==> flow/design.v <==
module ALU(
    input [7:0] reg_data_A,      
    input [7:0] reg_data_B,
    input [3:0] ALU_Sel,
    output reg [3:0] NZVC,   
    output reg [7:0] Result
);
    reg [8:0] temp;   
	localparam ADD = 4'd0, SUB = 4'd1,
			LAND= 4'd2, LOR = 4'd3,
			BAND= 4'd4, BOR = 4'd5, XOR = 4'd6,
			INC = 4'd7, DEC = 4'd8;
	always @* begin
        {Result, temp, NZVC} = {8'b0, 9'b0, 4'b0};
        case(ALU_Sel)
            ADD: temp = {1'b0, reg_data_A} + {1'b0, reg_data_B};                         
            SUB: temp = {1'b0, reg_data_A} - {1'b0, reg_data_B};            				  
            LAND: Result = reg_data_A != 0 && reg_data_B != 0 ? 8'h01 : 8'h00;           
            LOR: Result = reg_data_A != 0 || reg_data_B != 0 ? 8'h01 : 8'h00;             
            BAND: Result = reg_data_A & reg_data_B;            									 
            BOR: Result = reg_data_A | reg_data_B;                                        
            XOR: Result = reg_data_A ^ reg_data_B;                                        
            INC: temp = {1'b0, reg_data_A} + 9'b1;                                        
            DEC: temp = {1'b0, reg_data_A} - 9'b1;                                       
        endcase
		if (ALU_Sel==ADD || ALU_Sel==SUB || ALU_Sel==INC || ALU_Sel==DEC)
				Result = temp[7:0];
		NZVC[3] = Result[7];                  
        NZVC[2] = ~|Result;                   
        if (ALU_Sel==ADD || ALU_Sel==INC) begin
            NZVC[1] = (reg_data_A[7]^Result[7]) & ~(reg_data_A[7]^reg_data_B[7]);  
            NZVC[0] = temp[8];                                                     
        end
        else if (ALU_Sel==SUB || ALU_Sel==DEC) begin
            NZVC[1] = (reg_data_A[7]^Result[7]) &  (reg_data_A[7]^reg_data_B[7]);  
            NZVC[0] = temp[8];                                                     
        end
    end
endmodule
module register_file(
    input clk,
    input reset,
    input [3:0] read_addr_A,
    input [3:0] read_addr_B,
    input [3:0] write_addr,
    input [7:0] write_data,
    input write_enable,
    output [7:0] read_data_A,
    output [7:0] read_data_B
);
    reg [7:0] registers [0:15];
    integer i;
    always @(posedge clk) begin
        if (!reset) begin
            for (i = 0; i < 16; i = i + 1) begin
                registers[i] <= 8'h00;
            end
        end else if (write_enable) begin
            registers[write_addr] <= write_data;
        end
    end
    assign read_data_A = registers[read_addr_A];
    assign read_data_B = registers[read_addr_B];   
endmodule
module data_path (
    input  logic        clk,
    input  logic        reset,
    input  logic        IR_Load,
    input  logic        MAR_Load,
    input  logic        PC_Load,
    input  logic        PC_Inc,
    input  logic        CCR_Load,
    input  logic [1:0]  Bus1_Sel,
    input  logic [2:0]  Bus2_Sel,
    input  logic        addr_sel,         
	 input  logic [3:0]  ALU_Sel,
    input  logic [7:0]  from_memory,
    input  logic [7:0]  alu_result,
    input  logic [7:0]  reg_data_A,
    input  logic [7:0]  reg_data_B,
    input  logic [3:0]  NZVC,
    input  logic [7:0]  immediate_value, 
    input  logic [7:0]  address_value, 
    output logic [7:0]  address,
    output logic [7:0]  to_memory,
    output logic [7:0]  bus2_data,        
    output logic [3:0]  CCR_Result,
    output logic [7:0]  IR                
);
    logic [7:0] PC, MAR, IR_reg;
    logic [3:0] CCR;
	 logic [7:0] BUS1;
	 logic [7:0] BUS2;
    assign BUS1 = (Bus1_Sel == 2'd0) ? PC         :
                       (Bus1_Sel == 2'd1) ? reg_data_A :
                                           reg_data_B;
    assign BUS2 = (Bus2_Sel == 3'd0) ? alu_result     :
                       (Bus2_Sel == 3'd1) ? BUS1           :
                       (Bus2_Sel == 3'd2) ? from_memory    :
                       (Bus2_Sel == 3'd3) ? immediate_value:  
                       (Bus2_Sel == 3'd4) ? address_value  : 8'h00;
    assign bus2_data = BUS2;  
    always_ff @(posedge clk or negedge reset) begin
        if (!reset) begin
            PC      <= 8'h00;
            MAR     <= 8'h00;
            IR_reg  <= 8'h00;
            CCR     <= 4'h0;
        end
        else begin
            if (IR_Load) IR_reg <= BUS2;
            if (MAR_Load) MAR   <= BUS2;
            if (PC_Load)        PC <= BUS2;
            else if (PC_Inc)    PC <= PC + 1;
            if (CCR_Load)       CCR <= NZVC;
        end
    end
    assign IR       = IR_reg;
    assign address  = (addr_sel) ? MAR : PC;   
    assign to_memory= BUS1;
    assign CCR_Result = CCR;
endmodule
module control_unit (
    input logic clk,
    input logic reset,
    input logic [7:0] IR,
    input logic [7:0] from_memory,
    input logic [3:0] CCR_Result,
    output logic IR_Load,
    output logic MAR_Load,
    output logic PC_Load,
    output logic PC_Inc,
    output logic [3:0] reg_read_addr_A,
    output logic [3:0] reg_read_addr_B,
    output logic [3:0] reg_write_addr,
    output logic reg_write_enable,
    output logic [3:0] ALU_Sel,
    output logic CCR_Load,
    output logic [2:0] Bus2_Sel,
    output logic [1:0] Bus1_Sel,
    output logic ALU_B_Sel,
    output logic write,
    output logic [7:0] immediate_out,
    output logic [7:0] address_out,
    output logic addr_sel
);
    typedef enum logic [2:0] {
        FETCH, DECODE, EXECUTE, LOADSTORE, DATA, BRANCH
    } state_t;
    state_t state, next;
    logic [3:0] cycle_count;
    logic [7:0] reg_operand_1, reg_operand_2;
    logic LoadStoreOP, DataOP, BranchOP;
    always_ff @(posedge clk) begin
        if (state==FETCH && cycle_count==3) reg_operand_1 <= from_memory;  
        if (state==FETCH && cycle_count==5) reg_operand_2 <= from_memory;  
    end
    assign immediate_out = (IR[7:4]==4'h2) ? reg_operand_1 : reg_operand_2;
    assign address_out   = reg_operand_2;
    always_ff @(posedge clk or negedge reset) begin
        if (!reset) begin
            state <= FETCH;
            cycle_count <= 4'd0;
        end else if (state != next) begin
				 state <= next;
				 cycle_count <= 4'd0;
			end else
				 cycle_count <= cycle_count + 4'd1;
	 end
    always_comb begin
        next = state;
        unique case (state)
            FETCH: if (cycle_count==4'd5)
                        next = DECODE;
            DECODE: next = EXECUTE;
            EXECUTE: case(IR[7:4])
                          4'h8 : next = LOADSTORE;
                          4'h9 : next = DATA;
                          4'hA : next = LOADSTORE;
                          4'h2 : next = BRANCH;
                          default : next = FETCH;
                       endcase
            LOADSTORE: if ( (IR==8'h80) || cycle_count==3'd2)
							next = FETCH;
            DATA:      if (cycle_count==3'd0)
                            next = FETCH;
            BRANCH:    if (cycle_count==3'd1)
                            next = FETCH;
            default:   next = FETCH;
        endcase
    end
    typedef logic [24:0] ctrl_t;   
	 ctrl_t ctrl;
    function automatic ctrl_t CTL (
        input logic         a_sel, b_sel, wr, ccr_load, reg_we,
        input logic [3:0]   alu, reg_wa,
        input logic [1:0]   b1,
        input logic [2:0]   b2,
        input logic         pc_inc, pc_load, mar_load, ir_load
    );
        CTL = {a_sel, b_sel, wr, ccr_load, reg_we,
                alu, reg_wa, b1, b2, pc_inc, pc_load,
                mar_load, ir_load};
    endfunction
    localparam ctrl_t
        C_NOP  = CTL(1'b0,1'b0,1'b0,1'b0,1'b0, 4'd0,4'd0, 2'd0,3'd0, 1'b0,1'b0,1'b0,1'b0),
        CF0    = CTL(1'b0,1'b0,1'b0,1'b0,1'b0, 4'd0,4'd0, 2'd0,3'b001, 1'b0,1'b0,1'b1,1'b0),
        CF1    = CTL(1'b0,1'b0,1'b0,1'b0,1'b0, 4'd0,4'd0, 2'd0,3'b010, 1'b1,1'b0,1'b0,1'b1),
        CF2    = CF0,
        CF3    = CTL(1'b0,1'b0,1'b0,1'b0,1'b0, 4'd0,4'd0, 2'd0,3'b010, 1'b1,1'b0,1'b0,1'b0),
        CF4    = CF0,
        CF5    = CF3;
    function automatic ctrl_t INC_and_DEC (input logic inc, input logic [3:0] r);
        INC_and_DEC = CTL(1'b1, 1'b0,           
                   1'b1, 1'b1, 1'b1,         
                   inc ? 4'd7 : 4'd8,   
                   r,
                   2'd1, 3'd0,      
                   1'b0,1'b0,1'b0,1'b0);
    endfunction
    function automatic ctrl_t decode(
        input state_t       state,
        input logic [2:0]   cycle_count,
        input logic [7:0]   ir
    );
        ctrl_t c;
        logic [3:0] alu;
        logic pc_load;
        c = C_NOP;
         unique case (state)
            FETCH: case (cycle_count)
                    4'd0: c = CF0;
                    4'd1: c = CF1;
                    4'd2: c = CF2;
                    4'd3: c = CF3;
                    4'd4: c = CF4;
                    4'd5: c = CF5;
                endcase
            LOADSTORE: begin
                if ((ir==8'h80) && (cycle_count==3'b0)) begin               
                    c = CTL(1'b0,1'b0,1'b0,1'b0,1'b1, 4'd0, reg_operand_1[3:0], 2'd0,3'b011,1'b0,1'b0,1'b0,1'b0);
                end
                else if ((ir[7:4]==4'hA) && (cycle_count==3'b0)) begin      
                    c = CTL(1'b0,1'b0,1'b0,1'b0,1'b0, 4'd0,4'd0, 2'd0,3'b001, 1'b0,1'b0,1'b1,1'b0);
                end
                else if ((ir[7:4]==4'hA) && (cycle_count==3'd2)) begin                  
                    c = INC_and_DEC(ir==8'hA0, reg_operand_1[3:0]);
                end
            end
            DATA: if (cycle_count==4'd0) begin
                case (ir[2:0])
                    3'b000: alu = 4'd0;    
                    3'b001: alu = 4'd1;    
                    3'b010: alu = 4'd4;    
                    3'b011: alu = 4'd5;    
                    3'b100: alu = 4'd6;    
                    default: alu = 4'd0;
                endcase
                c = CTL(1'b0,1'b0,1'b0,1'b1,1'b1, alu, reg_operand_1[3:0], 2'd1, 3'd0, 1'b0,1'b0,1'b0,1'b0);
            end
            BRANCH: begin
                if (cycle_count==4'd0)
                    c = CTL(1'b1,1'b1,1'b0,1'b0,1'b0, 4'd0,4'd0, 2'd0,3'd0, 1'b0,1'b0,1'b0,1'b0);
                if (cycle_count==4'd1) begin
                    case (ir[2:0])
                        3'b000: pc_load = 1'b1;               
                        3'b011: pc_load = ~CCR_Result[2];     
                        3'b100: pc_load =  CCR_Result[2];     
                        default: pc_load = 1'b0;
                    endcase
                    c = CTL(1'b0,1'b0,1'b0,1'b0,1'b0, 4'd0,4'd0, 2'd0,3'd0, 1'b0, pc_load, 1'b0,1'b0);
                end
            end
            DECODE: ;
            EXECUTE: ;
            default: ;
        endcase
        decode = c;
    endfunction
    always_comb ctrl = decode(state, cycle_count, IR);
    assign { addr_sel, ALU_B_Sel, write, CCR_Load, reg_write_enable,
             ALU_Sel,
             reg_write_addr,
             Bus1_Sel, Bus2_Sel,
             PC_Inc, PC_Load, MAR_Load, IR_Load } = ctrl;
    assign reg_read_addr_A = (state==DATA || (state==LOADSTORE && IR[7:4]==4'hA)) ? reg_operand_1[3:0] : 4'd0;
    assign reg_read_addr_B = (state==DATA) ? reg_operand_2[3:0] : 4'd0;
endmodule
module cpu(
    input clk,
    input reset,
    output [7:0] address,
    input [7:0] from_memory,
    output write,
    output [7:0] to_memory
);
    wire        IR_Load;
    wire [7:0]  IR;
    wire        MAR_Load;
    wire        PC_Load;
    wire        PC_Inc;
    wire [3:0]  ALU_Sel;
    wire [3:0]  CCR_Result;
    wire        CCR_Load;
    wire [2:0]  Bus2_Sel;
    wire [1:0]  Bus1_Sel;
    wire [7:0]  immediate_value;
    wire [7:0]  address_value;
    wire        ALU_B_Sel;
    wire        addr_sel;        
    wire [3:0] reg_read_addr_A, reg_read_addr_B, reg_write_addr;
    wire [7:0] reg_read_data_A, reg_read_data_B, reg_write_data;
    wire reg_write_enable;
    wire [7:0] alu_result;
    wire [3:0] NZVC;
    control_unit control_unit1 (
        .clk(clk),
        .reset(reset),
        .IR_Load(IR_Load),
        .IR(IR),
        .MAR_Load(MAR_Load),
        .PC_Load(PC_Load),
        .PC_Inc(PC_Inc),
        .reg_read_addr_A(reg_read_addr_A),
        .reg_read_addr_B(reg_read_addr_B),
        .reg_write_addr(reg_write_addr),
        .reg_write_enable(reg_write_enable),
        .ALU_Sel(ALU_Sel),
        .CCR_Result(CCR_Result),
        .CCR_Load(CCR_Load),
        .Bus2_Sel(Bus2_Sel),
        .Bus1_Sel(Bus1_Sel),
        .ALU_B_Sel(ALU_B_Sel),
        .write(write),
        .from_memory(from_memory),
        .immediate_out(immediate_value),
        .address_out(address_value),
        .addr_sel(addr_sel)
    );
    data_path data_path1 (
        .clk(clk),
        .reset(reset),
        .IR_Load(IR_Load),
        .IR(IR),
        .MAR_Load(MAR_Load),
        .address(address),
        .PC_Load(PC_Load),
        .PC_Inc(PC_Inc),
        .ALU_Sel(ALU_Sel),
        .CCR_Result(CCR_Result),
        .CCR_Load(CCR_Load),
        .Bus2_Sel(Bus2_Sel),
        .Bus1_Sel(Bus1_Sel),
        .from_memory(from_memory),
        .to_memory(to_memory),
        .bus2_data(reg_write_data),
        .alu_result(alu_result),
        .reg_data_A(reg_read_data_A),
        .reg_data_B(reg_read_data_B),
        .NZVC(NZVC),
        .immediate_value(immediate_value),
        .address_value(address_value),
        .addr_sel(addr_sel)
    );
    register_file reg_file (
        .clk(clk),
        .reset(reset),
        .read_addr_A(reg_read_addr_A),
        .read_addr_B(reg_read_addr_B),
        .write_addr(reg_write_addr),
        .write_data(reg_write_data),
        .write_enable(reg_write_enable),
        .read_data_A(reg_read_data_A),
        .read_data_B(reg_read_data_B)
    );
    ALU alu1 (
        .reg_data_A(reg_read_data_A),
        .reg_data_B(reg_read_data_B),
        .ALU_Sel(ALU_Sel),
        .NZVC(NZVC),
        .Result(alu_result)
    );
endmodule
# == From RTL to reports: cpu ==
# Each step is given for the RTL above and for the edited RTL.
# Lines under "before" count in the file above, lines under "after" in the edited file.
# "diff": "after" minus "before" as printed here. "rel_change_pct": 100 x difference / "before".
# Library cell names are shortened.
# The mark -- stands for no value.
# setup
top,cpu
clk_port,clk
library,sky130hd
pvt_corner,tt_025C_1v80

# == The edit ==
# The edit as a unified diff against the file above.
# This change comes from a script, not from a designer; no optimisation was intended.
# begin of diff
@@ -88,5 +88,5 @@
     output logic [7:0]  IR                
 );
-    logic [7:0] PC, MAR, IR_reg;
+    logic [11:0] PC, MAR, IR_reg;
     logic [3:0] CCR;
 	 logic [7:0] BUS1;
# end of diff

# == Word level ==
# Counts by Yosys on the flattened word-level netlist (proc, flatten, opt, wreduce; memories kept). Register bits leave out memories and registers merged into their read ports (data or address). Print and check cells are left out. Cells with the same type and inputs are merged into one.
# Yosys's memory passes give these memory sizes; they may raise the number of words (mostly to a power of two), join words into wider ones and drop unused or constant bits.
# word_totals
item,before,after,diff,rel_change_pct
output_inout_bits,17,17,0,0.00
mem_count,1,1,0,0.00
mem_bits_rw,128,128,0,0.00
in_bits,10,10,0,0.00
word_cells,139,139,0,0.00
regBits,50,54,4,8.00
# classes
item,before,after,diff,rel_change_pct
mux,47,47,0,0.00
reduce_logical,30,30,0,0.00
logic,9,9,0,0.00
equal,38,38,0,0.00
addsub,6,6,0,0.00
# ops
operator,before,after,diff,rel_change_pct
two-way mux 8 bit,14,12,-2,-14.29
two-way mux 12 bit,0,2,2,--
adder 8 x 1 -> 8 bit with constant B,1,0,-1,-100.00
adder 12 x 1 -> 12 bit with constant B,0,1,1,--
# Operator kinds equal on both sides are left out: 45.

# == Logic depth ==
# Longest topological path by Yosys (ltp), each cell counted once; first at word level (registers and memories cut), then after technology mapping (sequential cells cut; the memories' decode and read muxes count).
# logic_depth
item,before,after,diff,rel_change_pct
ltp_word,15,15,0,0.00
ABC_AREA,0,0,--,--
depth_mapped,25,25,0,0.00

# == After synthesis ==
# The flow's flattened synthesis, as Yosys stat reports it; memories are mapped. The netlist is that of the ABC_AREA named above (0 if unset); the other value can give another one.
# synth_totals
item,before,after,diff,rel_change_pct
ff_cells,176,176,0,0.00
sequential_area_mm2,0.0051249,0.0051249,0.0000000,0.00
mapped_cells,1031,1081,50,4.85
area_mm2,0.0108879,0.010998,0.0001101,1.01
buffers,76,79,3,3.95
# by_type
cell,before,after,diff,rel_change_pct
nand2_1,82,125,43,52.44
o21ai_0,56,26,-30,-53.57
a21oi_1,53,74,21,39.62
a211oi_1,20,4,-16,-80.00
mux4_2,26,17,-9,-34.62
o311ai_0,0,8,8,--
buf_2,24,17,-7,-29.17
a21oi_2,11,4,-7,-63.64
nor3b_1,4,11,7,175.00
o2111ai_1,4,11,7,175.00
clkbuf_1,28,34,6,21.43
a21o_1,9,3,-6,-66.67
a31oi_1,5,11,6,120.00
mux2_2,26,21,-5,-19.23
nand2b_1,9,14,5,55.56
xnor2_1,9,14,5,55.56
nand3b_1,7,2,-5,-71.43
o21a_1,5,10,5,100.00
# Cell types equal on both sides are left out: 14.
# The list need not be complete.
# The figures by module come from a second, unflattened synthesis with its own total; it is not the netlist above.
# hier_totals
item,before,after,diff,rel_change_pct
hier_cells,986,1004,18,1.83
hier_area_mm2,0.0117813,0.0119465,0.0001652,1.40
# Rows give one instance, submodules left out.
# modules_before
module,area_mm2,instances,cells,seq_area_mm2
register_file,0.0069304,1,445,0.0038437
data_path,0.0018017,1,165,0.0007007
ALU,0.0015352,1,235,0
control_unit,0.001514,1,141,0.0006556
cpu,0,1,0,0
# modules_after
module,area_mm2,instances,cells,seq_area_mm2
register_file,0.0069304,1,445,0.0038437
data_path,0.0020532,1,189,0.0007007
ALU,0.0015352,1,235,0
control_unit,0.0014276,1,135,0.0006556
cpu,0,1,0,0

# == Worst setup path after synthesis ==
# OpenSTA on the mapped netlist: ideal clock, no wires. The path of least setup slack (recovery checks aside). Input and output delay are each 20% of the period. Register names are those of the netlist, which keeps one name where synthesis merged equal registers.
# synth_timing
item,before,after,diff,rel_change_pct
path_kind,register to register,register to register,--,--
from,reg control_unit1.state[0],reg data_path1.IR_reg[4],--,--
to,mem reg_file.registers[11][7],mem reg_file.registers[4][6],--,--
path_stages,22,22,0,0.00
setup_ns,0.266,0.262,-0.004,--
setup_slack_ns,2.087,2.465,0.378,--
arrival_time_ns,4.647,4.273,-0.374,-8.05
tclk_ns,7.0,7.0,0.0,0.00
path_buffers,3,4,1,33.33
delay_ns,4.913,4.535,-0.378,-7.69
synth_period_reached_ns,4.913,4.535,-0.378,-7.69
# "delay_ns" = arrival - input delay + setup time.
# "path_stages": output pins that drive a net of the path, with the launching flip-flop's if there is one; two outputs of one cell count as two.
# "synth_period_reached_ns" is the clock period less the worst setup slack; recovery checks do not enter. This is arithmetic on one report: input and output delays are still those of the set period (20% each).
# synth_between_before
path_cell_list,dfrtp_1 -> buf_2 -> nor4bb_1 -> buf_4 -> mux2_2 -> a221oi_1 -> a22oi_2 -> inv_2 -> ha_1 -> a221oi_1 -> ha_1 -> nor2b_1 -> o2111ai_1 -> nand3_1 -> o41ai_1 -> nor3_1 -> mux2i_1 -> a22oi_1 -> a22o_1 -> o21ai_4 -> buf_6 -> a21oi_2
# synth_lines_before
item,line_no,text
"start, declared",150,"state_t state, next;"
"start, assigned",162,state <= FETCH;
"start, assigned",165,state <= next;
"end, declared",51,reg [7:0] registers [0:15];
# before: No chain of elaborated cells between the ends is given.
# synth_between_after
path_cell_list,dfrtp_1 -> or3b_1 -> o21ai_4 -> and2_1 -> buf_4 -> buf_6 -> mux4_2 -> a211oi_1 -> a21oi_1 -> fa_1 -> a21o_1 -> a21oi_1 -> o21bai_1 -> a21oi_1 -> xnor2_1 -> a21oi_1 -> nand2_1 -> o211ai_1 -> o21a_1 -> buf_2 -> buf_6 -> nor2_1
# synth_lines_after
item,line_no,text
"start, declared",90,"logic [11:0] PC, MAR, IR_reg;"
"start, assigned",107,IR_reg  <= 8'h00;
"start, assigned",111,if (IR_Load) IR_reg <= BUS2;
"end, declared",51,reg [7:0] registers [0:15];
# after: No chain of elaborated cells between the ends is given.

# == Worst path after layout ==
# From the final timing report of each run of set A: the path of least setup slack in the routed layout; clock arrival at registers is part of the times.
# layout_timing
item,before,after,diff,rel_change_pct
path_kind,register to register,register to output,--,--
from,reg control_unit1.state[2],reg data_path1.IR_reg[4],--,--
to,mem reg_file.registers[1][7],out to_memory[1],--,--
setup_slack_ns,0.37,0.34,-0.03,--
tclk_ns,6.25,6.25,0.00,0.00
path_buffers,2,2,0,0.00
setup_ns,0.29,--,--,--
arrival_time_ns,6.03,4.66,-1.37,-22.72
path_stages,21,11,-10,-47.62
# The rows between start and end are the longest chain of elaborated cells between them; the timing report does not say that the signal goes this way. Where chains are equally long, one stands for them.
# A line is the first line of the expression or statement that the cell stems from. Yosys adds cells for indexed reads and writes and turns some case tables into memories.
# layout_between_before
path_cell_list,dfrtp_1 -> nand4bb_2 -> buf_4 -> a221oi_1 -> a211o_1 -> a22oi_2 -> inv_2 -> ha_1 -> a221oi_1 -> ha_1 -> nor2b_1 -> o2111ai_1 -> nand3_1 -> o41ai_1 -> nor3_1 -> mux2i_1 -> a22oi_1 -> a22o_1 -> o21ai_4 -> buf_4 -> a21oi_1
# layout_lines_before
item,line_no,text
"start, declared",150,"state_t state, next;"
"start, assigned",162,state <= FETCH;
"start, assigned",165,state <= next;
"end, declared",51,reg [7:0] registers [0:15];
# before: No chain of elaborated cells between the ends is given.
# layout_between_after
path_cell_list,dfrtp_1 -> or3b_1 -> o21ai_4 -> and2_1 -> buf_4 -> a221oi_1 -> nor3_1 -> a211oi_1 -> a21oi_1 -> mux2_2 -> clkdlybuf4s50_1
elab_chain_cells,9
cells_between,17
classes_between,eq/ne (3); mux (7); reduce/logical (6); memory (1)
# layout_lines_after
item,line_no,text
"start, declared",90,"logic [11:0] PC, MAR, IR_reg;"
"start, assigned",107,IR_reg  <= 8'h00;
"start, assigned",111,if (IR_Load) IR_reg <= BUS2;
== test 4 bit,246,else if ((ir[7:4]==4'hA) && (cycle_count==3'd2)) begin
logical AND 1 bit,246,
two-way mux 22 bit,246,
two-way mux 22 bit,243,else if ((ir[7:4]==4'hA) && (cycle_count==3'b0)) begin
two-way mux 22 bit,240,if ((ir==8'h80) && (cycle_count==3'b0)) begin
parallel mux 22 bit (select 4 bit),230,unique case (state)
== test 2 x 1 -> 1 bit,95,(Bus1_Sel == 2'd1) ? reg_data_A :
two-way mux 8 bit,95,
two-way mux 8 bit,94,assign BUS1 = (Bus1_Sel == 2'd0) ? PC         :
"end, declared",295,output [7:0] to_memory

# == Layout results ==
# Runs of the flow (Yosys, OpenROAD) on both versions; the two runs of a pair have the same settings. The constraints put input and output delay at 20% of the set period each and load the outputs with 0.01 pF.
# flow_settings_set_A
CORE_UTILIZATION,40
period_ns,6.25
CAP_MARGIN,20
CORE_MARGIN,2
SLEW_MARGIN,20
# measured_set_A
item,before,after,diff,rel_change_pct
ws_hold_ns,0.499,0.480,-0.019,--
fin_ws_ns,0.370,0.343,-0.027,--
total_die_area_mm2,0.0285559,0.0288371,0.0002812,0.98
power_mw,6.017,7.098,1.081,17.97
finalUtil_frac,0.449,0.449,0.000,--
synthesis_area_mm2,0.0108879,0.010998,0.0001101,1.01
# flow_settings_set_B
CELL_PAD_IN_SITES_DETAIL_PLACEMENT,2
CORE_UTILIZATION,50
GPL_TIMING_DRIVEN,1
PLACE_DENSITY_LB_ADDON,0.27
SLEW_MARGIN,35
TNS_END_PERCENT,35
period_ns,8.52
CAP_MARGIN,20
CORE_MARGIN,2
# measured_set_B
item,before,after,diff,rel_change_pct
ws_hold_ns,0.581,0.555,-0.026,--
fin_ws_ns,0.191,1.502,1.311,--
total_die_area_mm2,0.0229719,0.0231983,0.0002264,0.99
power_mw,5.066,5.688,0.622,12.28
finalUtil_frac,0.559,0.549,-0.010,--
synthesis_area_mm2,0.0108879,0.010998,0.0001101,1.01
# By "power_mw" is meant OpenSTA's value without simulated activity: inputs other than the clock are taken to toggle once in ten clock periods, and the tool carries that through the logic.
